==> flow/design.v <==
module cla(
		input  [3:0] A, B,
		input  CIN,
		output COUT,
		output [3:0] S
	);
	wire [3:0] P, G; 
	assign P = A ^ B;
	assign G = A & B;
	wire [3:0] CARRY;
	assign CARRY[0] = G[0] | (P[0] & CIN);																															 
	assign CARRY[1] = G[1] | (P[1] & G[0]) | (P[1] & P[0] & CIN);																							 
	assign CARRY[2] = G[2] | (P[2] & G[1]) | (P[2] & P[1] & G[0]) | (P[2] & P[1] & P[0] & CIN);													 
	assign CARRY[3] = G[3] | (P[3] & G[2]) | (P[3] & P[2] & G[1]) | (P[3] & P[2] & P[1] & G[0]) | (P[3] & P[2] & P[1] & P[0] & CIN);  
	assign COUT  = CARRY[3];
	assign S = P ^ {CARRY[2:0], CIN};
endmodule 
module cla_add(
		input  [23:0] A,B,
		input   CIN,
		output [23:0] OUT,
		output  OF
	);
	wire COUT0, COUT1, COUT2, COUT3, COUT4,COUT5;
	cla claalu_0(.A(A[ 3: 0]), .B(B[ 3: 0]^{4{CIN}}), .CIN(CIN),   .COUT(COUT0), .S(OUT[3:0]));
	cla claalu_1(.A(A[ 7: 4]), .B(B[ 7: 4]^{4{CIN}}), .CIN(COUT0), .COUT(COUT1), .S(OUT[7:4]));
	cla claalu_2(.A(A[11: 8]), .B(B[11: 8]^{4{CIN}}), .CIN(COUT1), .COUT(COUT2), .S(OUT[11:8]));
	cla claalu_3(.A(A[15:12]), .B(B[15:12]^{4{CIN}}), .CIN(COUT2), .COUT(COUT3), .S(OUT[15:12]));
	cla claalu_4(.A(A[19:16]),	.B(B[19:16]^{4{CIN}}), .CIN(COUT3), .COUT(COUT4), .S(OUT[19:16]));
	cla claalu_5(.A(A[23:20]),	.B(B[23:20]^{4{CIN}}), .CIN(COUT4), .COUT(COUT5), .S(OUT[23:20]));
	assign OF = COUT5;
endmodule 
module twos_cla(
		input  [3:0] B,
		input  CIN, 
		output COUT,
		output [3:0] S
	);
	wire [3:0] CARRY;
	assign CARRY[0] = (B[0] & CIN);								 
	assign CARRY[1] = (B[1] & B[0] & CIN);						 
	assign CARRY[2] = (B[2] & B[1] & B[0] & CIN);			 
	assign CARRY[3] = (B[3] & B[2] & B[1] & B[0] & CIN);	 
	assign COUT  = CARRY[3];
	assign S = (B ^ {CARRY[2:0], CIN});
endmodule 
module twoscomp(
		input  [23:0] B,
		output [23:0] OUT
	);
	wire COUT0, COUT1, COUT2, COUT3, COUT4;
	twos_cla t0(.B(~B[ 3: 0]), .CIN(1'b1),   .COUT(COUT0), .S(OUT[3:0]));
	twos_cla t1(.B(~B[ 7: 4]), .CIN(COUT0),  .COUT(COUT1), .S(OUT[7:4]));
	twos_cla t2(.B(~B[11: 8]), .CIN(COUT1),  .COUT(COUT2), .S(OUT[11:8]));
	twos_cla t3(.B(~B[15:12]), .CIN(COUT2),  .COUT(COUT3), .S(OUT[15:12]));
	twos_cla t4(.B(~B[19:16]), .CIN(COUT3),  .COUT(COUT4), .S(OUT[19:16]));
	twos_cla t5(.B(~B[23:20]), .CIN(COUT4),  .COUT(),      .S(OUT[23:20]));
endmodule 
module shifter(
		input  [23:0] IN,
		input  [7:0]  BY,
		input  NEG,				 
		output reg [23:0] OUT
	);
	wire COUT_INT;
	wire [7:0] BY_COMPL;
	twos_cla t_shft0(
		.B(~BY[3:0]), 
		.CIN(1'b1),   
		.COUT(COUT_INT), 
		.S(BY_COMPL[3:0])
	);
	twos_cla t_shft1(
		.B(~BY[7:4]), 
		.CIN(COUT_INT),   
		.COUT(), 
		.S(BY_COMPL[7:4])
	);
	always@(*) begin
		if (NEG == 1'b0) begin	 
			OUT = IN >> BY;
		end else begin					 
			OUT = IN >> BY_COMPL;
		end
	end
endmodule 
module normal(
			input  [23:0] IN,
			input  INOF,
			output reg [22:0] OUT,
			output reg [7:0] COUNT,
			output reg ZEROFLAG
	);
	always@(*) begin
		if (INOF == 1'b1) begin
			OUT   <= IN[23:1];	COUNT <= 8'b1;	  ZEROFLAG <= 1'b0;
		end else begin
			casez (IN)			
				24'b1???????????????????????:
					begin
						OUT <= IN[22:0];	COUNT <= 8'd0;  ZEROFLAG <= 1'b0;
					end 
				24'b01??????????????????????:
					begin
						OUT <= {IN[21:0], 1'b0};  COUNT <= -8'd1;  ZEROFLAG <= 1'b0;
					end
				24'b001?????????????????????:
					begin
						OUT <= {IN[20:0], 2'b0};  COUNT <= -8'd2;  ZEROFLAG <= 1'b0;
					end 
				24'b0001????????????????????:
					begin
						OUT <= {IN[19:0], 3'b0};  COUNT <= -8'd3;  ZEROFLAG <= 1'b0;
					end 
				24'b00001???????????????????:
					begin
						OUT <= {IN[18:0], 4'b0};  COUNT <= -8'd4;  ZEROFLAG <= 1'b0;
					end 
				24'b000001??????????????????:
					begin
						OUT <= {IN[17:0], 5'b0};  COUNT <= -8'd5;  ZEROFLAG <= 1'b0;
					end 
				24'b0000001?????????????????:
					begin
						OUT <= {IN[16:0], 6'b0};  COUNT <= -8'd6;  ZEROFLAG <= 1'b0;
					end 
				24'b00000001????????????????:
					begin
						OUT <= {IN[15:0], 7'b0};  COUNT <= -8'd7;  ZEROFLAG <= 1'b0;
					end 
				24'b000000001???????????????:
					begin
						OUT <= {IN[14:0], 8'b0};  COUNT <= -8'd8;  ZEROFLAG <= 1'b0;
					end 
				24'b0000000001??????????????:
					begin
						OUT <= {IN[13:0], 9'b0};  COUNT <= -8'd9;  ZEROFLAG <= 1'b0;
					end 
				24'b00000000001?????????????:
					begin
						OUT <= {IN[12:0], 10'b0};  COUNT <= -8'd10;  ZEROFLAG <= 1'b0;
					end 
				24'b000000000001????????????:
					begin
						OUT <= {IN[11:0], 11'b0};  COUNT <= -8'd11;  ZEROFLAG <= 1'b0;
					end 
				24'b0000000000001???????????:
					begin
						OUT <= {IN[10:0], 12'b0};  COUNT <= -8'd12;  ZEROFLAG <= 1'b0;
					end 
				24'b00000000000001??????????:
					begin
						OUT <= {IN[9:0], 13'b0};  COUNT <= -8'd13;  ZEROFLAG <= 1'b0;
					end 
				24'b000000000000001?????????:
					begin
						OUT <= {IN[8:0], 14'b0};  COUNT <= -8'd14;  ZEROFLAG <= 1'b0;
					end 
				24'b0000000000000001????????:
					begin
						OUT <= {IN[7:0], 15'b0};  COUNT <= -8'd15;  ZEROFLAG <= 1'b0;
					end 
				24'b00000000000000001???????:
					begin
						OUT <= {IN[6:0], 16'b0};  COUNT <= -8'd16;  ZEROFLAG <= 1'b0;
					end 
				24'b000000000000000001??????:
					begin
						OUT <= {IN[5:0], 17'b0};  COUNT <= -8'd17;  ZEROFLAG <= 1'b0;
					end 
				24'b0000000000000000001?????:
					begin
						OUT <= {IN[4:0], 18'b0};  COUNT <= -8'd18;  ZEROFLAG <= 1'b0;
					end 
				24'b00000000000000000001????:
					begin
						OUT <= {IN[3:0], 19'b0};  COUNT <= -8'd19;  ZEROFLAG <= 1'b0;
					end 
				24'b000000000000000000001???:
					begin
						OUT <= {IN[2:0], 20'b0};  COUNT <= -8'd20;  ZEROFLAG <= 1'b0;
					end 
				24'b0000000000000000000001??:
					begin
						OUT <= {IN[1:0], 21'b0};  COUNT <= -8'd21;  ZEROFLAG <= 1'b0;
					end 
				24'b00000000000000000000001?:
					begin
						OUT <= {IN[0], 22'b0};  COUNT <= -8'd22;  ZEROFLAG <= 1'b0;
					end
				24'b000000000000000000000001:
					begin
						OUT <= {23'b0};  COUNT <= -8'd23;  ZEROFLAG <= 1'b0;
					end
				default:
					begin
						OUT <= {23'b0};  COUNT <= -8'd24;  ZEROFLAG <= 1'b1;
					end 
			endcase
		end
	end
endmodule 
module alu(
		input  FPUCLK,
		input  [31:0] A, B,
		input  [2:0]  CTRL,
		output reg [31:0] OUT
	);
	reg [23:0] APP0, APP1, BPP0, BPP1, RESM;	 
	reg [31:0] OUT0;
	reg ASIGN0, ASIGN1, BSIGN0, BSIGN1, SIGN, OF0;
	reg [2:0]  CTRL1, CTRL2, CTRL3;
	reg [7:0] EXPONENT;
	reg  EXPCIN;				 
	wire [7:0] EXPDIF_w;		 
	wire COUT_EX, COUT_EX1;
	reg [7:0]  EXPCARRY0, EXPCARRY1;						 
	reg  EXPZFLAG0, EXPZFLAG1, EXPZFLAG2;
	cla claexp_0(.A(A[26:23]), .B(B[26:23]^{4{EXPCIN}}), .CIN(EXPCIN),  .COUT(COUT_EX), .S(EXPDIF_w[3:0]));	
	cla claexp_1(.A(A[30:27]),	.B(B[30:27]^{4{EXPCIN}}), .CIN(COUT_EX), .COUT(COUT_EX1), .S(EXPDIF_w[7:4]));
	reg [7:0] EXPDIF0;
	reg EXPLT0;					 
	reg [7:0] AEXP0, BEXP0;		 
	reg [23:0] TBSHIFTED;
	wire [23:0] SHIFTOUT_w;
	shifter shift_0(.IN(TBSHIFTED), .BY(EXPDIF0), .NEG(EXPLT0), .OUT(SHIFTOUT_w));
	reg  [23:0] A_ALUIN, B_ALUIN;
	wire [23:0] ALUOUT;
	reg ALUCIN;
	wire OVERFLOW;
	cla_add cla_add0(
		.A(A_ALUIN),
		.B(B_ALUIN),
		.CIN(ALUCIN),
		.OUT(ALUOUT),
		.OF(OVERFLOW)
	);
	wire [23:0] TWOSOUT;
	twoscomp twosconv0(
		.B(ALUOUT),
		.OUT(TWOSOUT)
	);
	wire [22:0] NORMOUT;
	wire NORMFLAG, NORMZERO;
	wire [7:0] NORM_SHIFT;
	normal normalize0(
		.IN(RESM),
		.INOF(OF0),
		.OUT(NORMOUT),
		.COUNT(NORM_SHIFT),
		.ZEROFLAG(NORMZERO)
	);
	wire COUT_SRES;
	wire [7:0] EXPSRES;
	cla clasresexp_0(.A(EXPCARRY1[3:0]),	.B(NORM_SHIFT[3:0]), .CIN(1'b0),      .COUT(COUT_SRES), .S(EXPSRES[3:0]));
	cla clasresexp_1(.A(EXPCARRY1[7:4]),	.B(NORM_SHIFT[7:4]), .CIN(COUT_SRES), .COUT(),          .S(EXPSRES[7:4]));
	parameter ADD = 3'b000, SUB = 3'b001;
	always@(*) begin
		if (CTRL == ADD | CTRL == SUB) begin
			EXPCIN <= 1'b1;
		end else begin
			EXPCIN <= 1'b0;
		end
		if (CTRL1 == ADD | CTRL1 == SUB) begin			
			if (EXPLT0 == 1'b0) begin			 
				TBSHIFTED <= BPP0;
			end else begin								 
				TBSHIFTED <= APP0;		
			end
		end else begin
			TBSHIFTED <= 24'bX;
		end
		if (CTRL2 == ADD) begin		
			if (((ASIGN1 == 1'b0) & (BSIGN1 == 1'b0)) | ((ASIGN1 == 1'b1) & (BSIGN1 == 1'b1))) begin 	 
				A_ALUIN <= APP1;
				B_ALUIN <= BPP1;
				ALUCIN  <= 1'b0;
			end else if ((ASIGN1 == 1'b0) & (BSIGN1 == 1'b1)) begin
				A_ALUIN <= APP1;	 
				B_ALUIN <= BPP1;
				ALUCIN  <= 1'b1;
			end else if ((ASIGN1 == 1'b1) & (BSIGN1 == 1'b0)) begin
				A_ALUIN <= BPP1;	 
				B_ALUIN <= APP1;
				ALUCIN  <= 1'b1;				
			end else begin
				A_ALUIN <= 24'bX;
				B_ALUIN <= 24'bX;
				ALUCIN  <= 1'bX;
			end			
		end else if (CTRL2 == SUB) begin
			if (((ASIGN1 == 1'b0) & (BSIGN1 == 1'b1)) | ((ASIGN1 == 1'b1) & (BSIGN1 == 1'b0))) begin 	 
				A_ALUIN <= APP1;
				B_ALUIN <= BPP1;
				ALUCIN  <= 1'b0;				
			end else if ((ASIGN1 == 1'b0) & (BSIGN1 == 1'b0)) begin
				A_ALUIN <= APP1;	 
				B_ALUIN <= BPP1;
				ALUCIN  <= 1'b1;				
			end else if ((ASIGN1 == 1'b1) & (BSIGN1 == 1'b1)) begin
				A_ALUIN <= BPP1;	 
				B_ALUIN <= APP1;
				ALUCIN  <= 1'b1;
			end else begin
				A_ALUIN <= 24'bX;
				B_ALUIN <= 24'bX;
				ALUCIN  <= 1'bX;
			end	
		end else begin
			A_ALUIN <= 24'bX;
			B_ALUIN <= 24'bX;
			ALUCIN  <= 1'bX;
		end
		if ((CTRL3 == ADD)|(CTRL3 == SUB)) begin
			if ((EXPZFLAG2 == 1'b1) & (NORMZERO == 1'b1)) begin
				EXPONENT <= 8'b0;
			end else begin
				EXPONENT <= EXPSRES;
			end
		end else begin
			EXPONENT <= EXPSRES;			 
		end
	end
	always@(posedge FPUCLK) begin		
		if (CTRL == ADD | CTRL == SUB) begin
			APP0    <= {1'b1,A[22:0]};
			BPP0    <= {1'b1,B[22:0]};
			ASIGN0  <= A[31];
			BSIGN0  <= B[31];
			EXPDIF0 <= EXPDIF_w;
			EXPLT0  <= ~COUT_EX1;
			AEXP0   <= A[30:23];
			BEXP0   <= B[30:23];
			CTRL1	  <= CTRL;
			if (EXPDIF_w == 8'b0) begin
				EXPZFLAG0 <= 1'b1;
			end else begin
				EXPZFLAG0 <= 1'b0;
			end
		end
		if (CTRL1 == ADD | CTRL1 == SUB) begin
			EXPZFLAG1 <= EXPZFLAG0;
			CTRL2  <= CTRL1;					
			ASIGN1 <= ASIGN0;
			BSIGN1 <= BSIGN0;
			if (EXPLT0 == 1'b0) begin			 
				APP1      <= APP0;
				BPP1      <= SHIFTOUT_w;
				EXPCARRY0  <= AEXP0; 
			end else begin									 
				APP1  	 <= SHIFTOUT_w;
				BPP1      <= BPP0;
				EXPCARRY0  <= BEXP0;					
			end
		end
		if (CTRL2 == ADD) begin
			EXPZFLAG2 <= EXPZFLAG1;
			CTRL3 <= CTRL2;
			if (((ASIGN1 == 1'b0) & (BSIGN1 == 1'b0)) | ((ASIGN1 == 1'b1) & (BSIGN1 == 1'b1))) begin 	 
				RESM <= ALUOUT;
				OF0  <= OVERFLOW;
				EXPCARRY1 <= EXPCARRY0;
				SIGN <= ASIGN1;
			end else if ((ASIGN1 == 1'b0) & (BSIGN1 == 1'b1)) begin
				if (OVERFLOW == 1'b0) begin
					RESM <= TWOSOUT;
				end else begin
					RESM <= ALUOUT;
				end
				OF0 <= 1'b0;
				EXPCARRY1 <= EXPCARRY0;
				SIGN <= ~OVERFLOW;
			end else if ((ASIGN1 == 1'b1) & (BSIGN1 == 1'b0)) begin
				if (OVERFLOW == 1'b0) begin
					RESM <= TWOSOUT;
				end else begin
					RESM <= ALUOUT;
				end
				OF0 <= 1'b0;
				EXPCARRY1 <= EXPCARRY0;
				SIGN <= ~OVERFLOW;
			end
		end else if (CTRL2 == SUB) begin
			CTRL3 <= CTRL2;
			EXPZFLAG2 <= EXPZFLAG1;
			if (((ASIGN1 == 1'b0) & (BSIGN1 == 1'b1)) | ((ASIGN1 == 1'b1) & (BSIGN1 == 1'b0))) begin 	 
				RESM <= ALUOUT;
				OF0 <= OVERFLOW;
				EXPCARRY1 <= EXPCARRY0;
				SIGN <= ASIGN1;
			end else if ((ASIGN1 == 1'b0) & (BSIGN1 == 1'b0)) begin
				if (OVERFLOW == 1'b0) begin
					RESM <= TWOSOUT;
				end else begin
					RESM <= ALUOUT;
				end
				OF0 <= 1'b0;
				EXPCARRY1 <= EXPCARRY0;
				SIGN <= ~OVERFLOW;
			end else if ((ASIGN1 == 1'b1) & (BSIGN1 == 1'b1)) begin
				if (OVERFLOW == 1'b0) begin
					RESM <= TWOSOUT;
				end else begin
					RESM <= ALUOUT;
				end
				OF0 <= 1'b0;
				EXPCARRY1 <= EXPCARRY0;
				SIGN <= ~OVERFLOW;
			end
		end
		if ((CTRL3 == ADD)|(CTRL3 == SUB)) begin
			OUT <= {SIGN, EXPONENT, NORMOUT};
		end
	end
endmodule 
# ---- Reports on alu
# Tool output for the design above, in the order of the flow.
# Lines are those of the file above, counted from 1.
# Operators: Yosys type, input widths -> output width; for muxes data width and select width s.
# The mark - stands for no value.
dict set report design {
  design {alu}
  clk_port {FPUCLK}
  cell_library {sky130hd}
  pvt_corner {tt_025C_1v80}
}

# ---- Elaborated design
# Source: Yosys, flattened and elaborated, memories not mapped. Widths are those after wreduce. Registers that Yosys merges into a memory's read port (data or address) are not register bits. Print and check cells do not count.
dict set report word_totals {
  regBits 209
}
dict set report classes {
  eq_ne 28
  bitwise 370
  shifts 2
  mux 75
  reduce_logical 9
}
# op count
set op_table {}
lappend op_table {{$mux 24} 27}
lappend op_table {{$pmux 23 s23} 1}
lappend op_table {{$and 1x1->1} 215}
lappend op_table {{$pmux 8 s24} 1}
lappend op_table {{$xor 4x4->4} 36}
lappend op_table {{$or 1x1->1} 97}
lappend op_table {{$mux 23} 4}
lappend op_table {{$mux 8} 10}
lappend op_table {{$shr 24x8->24} 2}
lappend op_table {{$and 4x4->4} 9}
lappend op_table {{$not 4->4} 8}
lappend op_table {{$mux 1} 30}
lappend op_table {{$eq 24x1->1 const B} 1}
lappend op_table {{$reduce_or 24->1} 1}
lappend op_table {{$eq 23x1->1 const B} 1}
lappend op_table {{$eq 22x1->1 const B} 1}
lappend op_table {{$eq 21x1->1 const B} 1}
lappend op_table {{$eq 20x1->1 const B} 1}
lappend op_table {{$eq 19x1->1 const B} 1}
lappend op_table {{$eq 18x1->1 const B} 1}
lappend op_table {{$eq 17x1->1 const B} 1}
lappend op_table {{$eq 16x1->1 const B} 1}
lappend op_table {{$eq 15x1->1 const B} 1}
lappend op_table {{$eq 3x1->1 const B} 5}
lappend op_table {{$eq 14x1->1 const B} 1}
lappend op_table {{$eq 13x1->1 const B} 1}
lappend op_table {{$eq 12x1->1 const B} 1}
lappend op_table {{$logic_not 3->1} 4}
# Not listed: further kinds 17, cells in them 21.

# ---- Logic depth
# Depth = most cells in a row (Yosys ltp): at word level without a register or memory, in the mapped netlist without a sequential cell, where the memories' decode and read muxes count.
dict set report logic_depth {
  ltp_word 35
  ABC_AREA 0
  ltp_mapped 26
}

# ---- Synthesis result
# The flow's flattened synthesis, as Yosys stat reports it; memories are mapped. The netlist is that of the ABC_AREA named above (0 if unset); the other value can give another one.
# type count
set types {}
lappend types {sky130_fd_sc_hd__edfxtp_1 208}
lappend types {sky130_fd_sc_hd__nand2_1 190}
lappend types {sky130_fd_sc_hd__ha_1 51}
lappend types {sky130_fd_sc_hd__a21oi_1 107}
lappend types {sky130_fd_sc_hd__mux2_2 45}
lappend types {sky130_fd_sc_hd__nor2_1 123}
lappend types {sky130_fd_sc_hd__o21ai_0 85}
lappend types {sky130_fd_sc_hd__clkbuf_1 103}
lappend types {sky130_fd_sc_hd__mux4_2 15}
lappend types {sky130_fd_sc_hd__xnor2_1 30}
lappend types {sky130_fd_sc_hd__o31ai_1 32}
lappend types {sky130_fd_sc_hd__a22o_1 26}
lappend types {sky130_fd_sc_hd__a222oi_1 22}
lappend types {sky130_fd_sc_hd__xor2_1 25}
lappend types {sky130_fd_sc_hd__mux2i_1 18}
lappend types {sky130_fd_sc_hd__a22oi_1 22}
lappend types {sky130_fd_sc_hd__nand3_1 33}
lappend types {sky130_fd_sc_hd__fa_1 8}
# Other cell types: 69; their cells: 318.
dict set report mapped {
  stdcells 1461
  ffs 208
  area_um2 14381.3
}
# By module: a second synthesis without flattening, with its own total; a netlist apart from the flattened one above.
dict set report unflattened {
  cells_unflattened 1346
  area_unflattened_um2 14858.0
}
# Each row is one instance without its submodules.
# mod seq_area_um2 instances n_cells area_um2
set modules {}
lappend modules {alu 6246.0 1 420 8328.0}
lappend modules {normal 0.0 1 496 2907.8}
lappend modules {shifter 0.0 1 174 1442.6}
lappend modules {cla 0.0 10 14 136.4}
lappend modules {twos_cla 0.0 8 8 57.6}
lappend modules {cla_add 0.0 1 27 261.5}
lappend modules {twoscomp 0.0 1 25 93.8}

# ---- Worst setup path after synthesis
# Path of least setup slack by OpenSTA after synthesis, without wires, with an ideal clock, recovery checks aside; 20% of the period is set as input and as output delay. Where synthesis merged equal registers, the netlist keeps one of their names.
dict set report synth_path {
  path_type {input-to-reg}
  startpoint {input CTRL[1]}
  endpoint {register EXPZFLAG0}
  t_arrival_ps 7565
  stages 13
  setup_slack_ps -2232
  path_delay_ps 6632
  t_first_pin_ps 1100
  period_ps 5500
  setup_time_ps 167
  period_less_setup_slack_ps 7732
}
# "path_delay_ps" = arrival - input delay + setup time.
# "stages" counts driving pins, that of a launching flip-flop among them; a cell with two outputs on the path counts twice.
# "period_less_setup_slack_ps" = period - worst setup slack (recovery checks aside). The figure is calculated, with input and output delays left at 20% of the set period.
dict set report synth_between {
  path_cell_list {sky130_fd_sc_hd__nor2_1 sky130_fd_sc_hd__xor2_1 sky130_fd_sc_hd__ha_1 sky130_fd_sc_hd__nor3b_1 sky130_fd_sc_hd__o21a_1 sky130_fd_sc_hd__o21a_1 sky130_fd_sc_hd__o21ai_0 sky130_fd_sc_hd__and2_1 sky130_fd_sc_hd__fa_1 sky130_fd_sc_hd__inv_1 sky130_fd_sc_hd__nor3_1 sky130_fd_sc_hd__or4b_2 sky130_fd_sc_hd__a211oi_1}
  cells_between 55
  cone_classes {eq/ne: 1; mux: 2; logic: 50; reduce/logical: 2}
}
# element line
set synth_rtl {}
lappend synth_rtl {{start: declaration} 206} ;# input [2:0] CTRL,
lappend synth_rtl {{end: assignment} 336} ;# EXPZFLAG0 <= 1'b1;
lappend synth_rtl {{end: assignment} 338} ;# EXPZFLAG0 <= 1'b0;
lappend synth_rtl {{end: declaration} 218} ;# reg EXPZFLAG0, EXPZFLAG1, EXPZFLAG2;
# No chain of elaborated cells between the ends is given.

# ---- Timing after layout
# From the final timing report of job 1: the path of least setup slack in the routed layout; clock arrival at registers is part of the times.
# The path's times are printed in steps of 10 ps; the period is the one set.
dict set report layout_path {
  path_type {reg-to-reg}
  startpoint {register CTRL2[0]}
  endpoint {register RESM[23]}
  stages 23
  period_ps 4880
  setup_slack_ps 30
  t_first_pin_ps 530
  t_arrival_ps 5120
  setup_time_ps 260
}
# Between the ends stands the longest chain of elaborated cells between them, by number of cells; it is not shown to be the way that was timed. Of several equally long chains one is given.
# A line is the first line of the expression or statement that the cell stems from. Yosys adds cells for indexed reads and writes and turns some case tables into memories.
# At most two assigning lines are given for a register; there are more.
# The path ends at the data pin of a flip-flop with enable; ways to the enable are not counted.
dict set report layout_between {
  path_cell_list {sky130_fd_sc_hd__edfxtp_1 sky130_fd_sc_hd__nor3_4 sky130_fd_sc_hd__buf_6 sky130_fd_sc_hd__xor2_4 sky130_fd_sc_hd__nand2b_4 sky130_fd_sc_hd__nor2_1 sky130_fd_sc_hd__a21oi_1 sky130_fd_sc_hd__o31ai_2 sky130_fd_sc_hd__ha_4 sky130_fd_sc_hd__a21o_1 sky130_fd_sc_hd__a221oi_4 sky130_fd_sc_hd__o21ai_4 sky130_fd_sc_hd__nor2_4 sky130_fd_sc_hd__o21ai_2 sky130_fd_sc_hd__a21o_1 sky130_fd_sc_hd__a21o_1 sky130_fd_sc_hd__fa_2 sky130_fd_sc_hd__xnor2_2 sky130_fd_sc_hd__nand2_1 sky130_fd_sc_hd__nor2_1 sky130_fd_sc_hd__o2111ai_2 sky130_fd_sc_hd__and2_0 sky130_fd_sc_hd__or4_1}
  elab_chain_cells 32
  cells_between 226
  cone_classes {eq/ne: 1; mux: 15; logic: 209; reduce/logical: 1}
}
# element line
set layout_rtl {}
lappend layout_rtl {{start: declaration} 212} ;# reg [2:0] CTRL1, CTRL2, CTRL3;
lappend layout_rtl {{start: assignment} 343} ;# CTRL2 <= CTRL1;
lappend layout_rtl {{$eq 3x1->1} 291} ;# end else if (CTRL2 == SUB) begin
lappend layout_rtl {{$mux 24} 291}
lappend layout_rtl {{$mux 24} 273} ;# if (CTRL2 == ADD) begin
lappend layout_rtl {{$xor 4x4->4} 25} ;# cla claalu_0(.A(A[ 3: 0]), .B(B[ 3: 0]^{4{CIN}}), .CIN(CIN), .COUT(COUT0), .S(OUT[3:0]));
lappend layout_rtl {{$xor 4x4->4} 8} ;# assign P = A ^ B;
lappend layout_rtl {{$and 1x1->1} 14} ;# assign CARRY[3] = G[3] | (P[3] & G[2]) | (P[3] & P[2] & G[1]) | (P[3] & P[2] & P[1] & G[0]) | (P[3] & P[2] & P ...
lappend layout_rtl {{$or 1x1->1 (4 in a row)} 14}
lappend layout_rtl {{(+15 left out)} -}
lappend layout_rtl {{$xor 4x4->4} 45} ;# assign S = (B ^ {CARRY[2:0], CIN});
lappend layout_rtl {{$mux 24} 401} ;# if (OVERFLOW == 1'b0) begin
lappend layout_rtl {{$mux 24} 400} ;# end else if ((ASIGN1 == 1'b1) & (BSIGN1 == 1'b1)) begin
lappend layout_rtl {{$mux 24} 391} ;# end else if ((ASIGN1 == 1'b0) & (BSIGN1 == 1'b0)) begin
lappend layout_rtl {{$mux 24} 386} ;# if (((ASIGN1 == 1'b0) & (BSIGN1 == 1'b1)) | ((ASIGN1 == 1'b1) & (BSIGN1 == 1'b0))) begin
lappend layout_rtl {{$mux 24} 383} ;# end else if (CTRL2 == SUB) begin
lappend layout_rtl {{$mux 24} 356} ;# if (CTRL2 == ADD) begin
lappend layout_rtl {{end: assignment} 360} ;# RESM <= ALUOUT;
lappend layout_rtl {{end: assignment} 366} ;# RESM <= TWOSOUT;
lappend layout_rtl {{end: declaration} 209} ;# reg [23:0] APP0, APP1, BPP0, BPP1, RESM;

; 5 stored runs of alu in the flow (synthesis by Yosys, layout by OpenROAD, sky130hd cells), in arbitrary order. Constraints: input delay and output delay 20% of the set period each, output load 0.01 pF.
; "achieved_clock_period_ps" is the run's clock period less its worst setup slack. It is reckoned from that one timing run; input and output delays stay at 20% of the period that was set.
; By "critical_path_time_ps" is meant the share of the clock period that the worst setup path is allowed (20% is reserved at inputs, 20% at outputs), minus its slack. Clock arrival times at its registers enter into it.
; "totalPower_mw" is the tool's figure for a default switching activity; nothing was simulated.
; "critical_path_time_ps" is given in steps of 10 ps.

[job 1: settings]
period_ns = 4.88
CAP_MARGIN = 20
CORE_MARGIN = 2
CORE_UTILIZATION = 40
SLEW_MARGIN = 20
[job 1: results]
totalPower_mw = 8.847
synth_chip_area_um2 = 14381.3
timing.setup.ws_ps = 30
final_cell_area_um2 = 17714.5
critical_path_time_ps = 4850
critical_path_kind = reg-to-reg
design.die.area_um2 = 37486.8
finish.utilization_pct = 49.9
fin_hold_ws_ps = 415
setupTns_ps = 0
achieved_clock_period_ps = 4850

[job 2: settings]
ABC_AREA = 1
CELL_PAD_IN_SITES_DETAIL_PLACEMENT = 1
CORE_ASPECT_RATIO = 1.12
CORE_UTILIZATION = 30
CTS_CLUSTER_DIAMETER = 69
CTS_CLUSTER_SIZE = 76
GPL_TIMING_DRIVEN = 1
HOLD_SLACK_MARGIN = 0.26
MIN_ROUTING_LAYER = met2
PLACE_DENSITY_LB_ADDON = 0.19
SETUP_SLACK_MARGIN = -0.32
SLEW_MARGIN = 25
period_ns = 5.5
CAP_MARGIN = 20
CORE_MARGIN = 2
[job 2: results]
fin_hold_ws_ps = 426
critical_path_time_ps = 5260
critical_path_kind = reg-to-reg
design.die.area_um2 = 50459.5
final_cell_area_um2 = 16981.3
setupTns_ps = 0
timing.setup.ws_ps = 245
finish.utilization_pct = 35.3
totalPower_mw = 7.053
synth_chip_area_um2 = 14602.8
achieved_clock_period_ps = 5255

[job 3: settings]
CELL_PAD_IN_SITES_DETAIL_PLACEMENT = 0
CORE_ASPECT_RATIO = 1.12
CORE_UTILIZATION = 16
CTS_CLUSTER_SIZE = 76
GPL_TIMING_DRIVEN = 1
MIN_ROUTING_LAYER = met2
PLACE_DENSITY_LB_ADDON = 0.19
SETUP_SLACK_MARGIN = 0.57
SLEW_MARGIN = 25
period_ns = 5.5
CAP_MARGIN = 20
CORE_MARGIN = 2
[job 3: results]
final_cell_area_um2 = 19074.5
synth_chip_area_um2 = 14381.3
design.die.area_um2 = 92302.0
critical_path_time_ps = 4940
critical_path_kind = reg-to-reg
timing.setup.ws_ps = 563
fin_hold_ws_ps = 416
totalPower_mw = 8.607
finish.utilization_pct = 21.4
setupTns_ps = 0
achieved_clock_period_ps = 4937

[job 4: settings]
CELL_PAD_IN_SITES_DETAIL_PLACEMENT = 1
CELL_PAD_IN_SITES_GLOBAL_PLACEMENT = 1
CTS_CLUSTER_SIZE = 41
GPL_TIMING_DRIVEN = 0
HOLD_SLACK_MARGIN = -0.07
MAX_ROUTING_LAYER = met5
PLACE_DENSITY_LB_ADDON = 0.13
SETUP_SLACK_MARGIN = 0.02
period_ns = 6.92
CAP_MARGIN = 20
CORE_MARGIN = 2
CORE_UTILIZATION = 40
SLEW_MARGIN = 20
[job 4: results]
final_cell_area_um2 = 17063.9
fin_hold_ws_ps = 414
design.die.area_um2 = 37486.8
timing.setup.ws_ps = 419
finish.utilization_pct = 48.1
synth_chip_area_um2 = 14381.3
totalPower_mw = 6.301
critical_path_time_ps = 6500
critical_path_kind = reg-to-reg
setupTns_ps = 0
achieved_clock_period_ps = 6501

[job 5: settings]
CELL_PAD_IN_SITES_DETAIL_PLACEMENT = 0
CORE_ASPECT_RATIO = 1.12
CORE_UTILIZATION = 16
MIN_ROUTING_LAYER = met2
PLACE_DENSITY_LB_ADDON = 0.19
SETUP_SLACK_MARGIN = 0.57
period_ns = 5.5
CAP_MARGIN = 20
CORE_MARGIN = 2
SLEW_MARGIN = 20
[job 5: results]
critical_path_time_ps = 4910
critical_path_kind = reg-to-reg
finish.utilization_pct = 21.3
synth_chip_area_um2 = 14381.3
setupTns_ps = 0
fin_hold_ws_ps = 415
final_cell_area_um2 = 19028.2
achieved_clock_period_ps = 4908
design.die.area_um2 = 92302.0
timing.setup.ws_ps = 592
totalPower_mw = 8.486
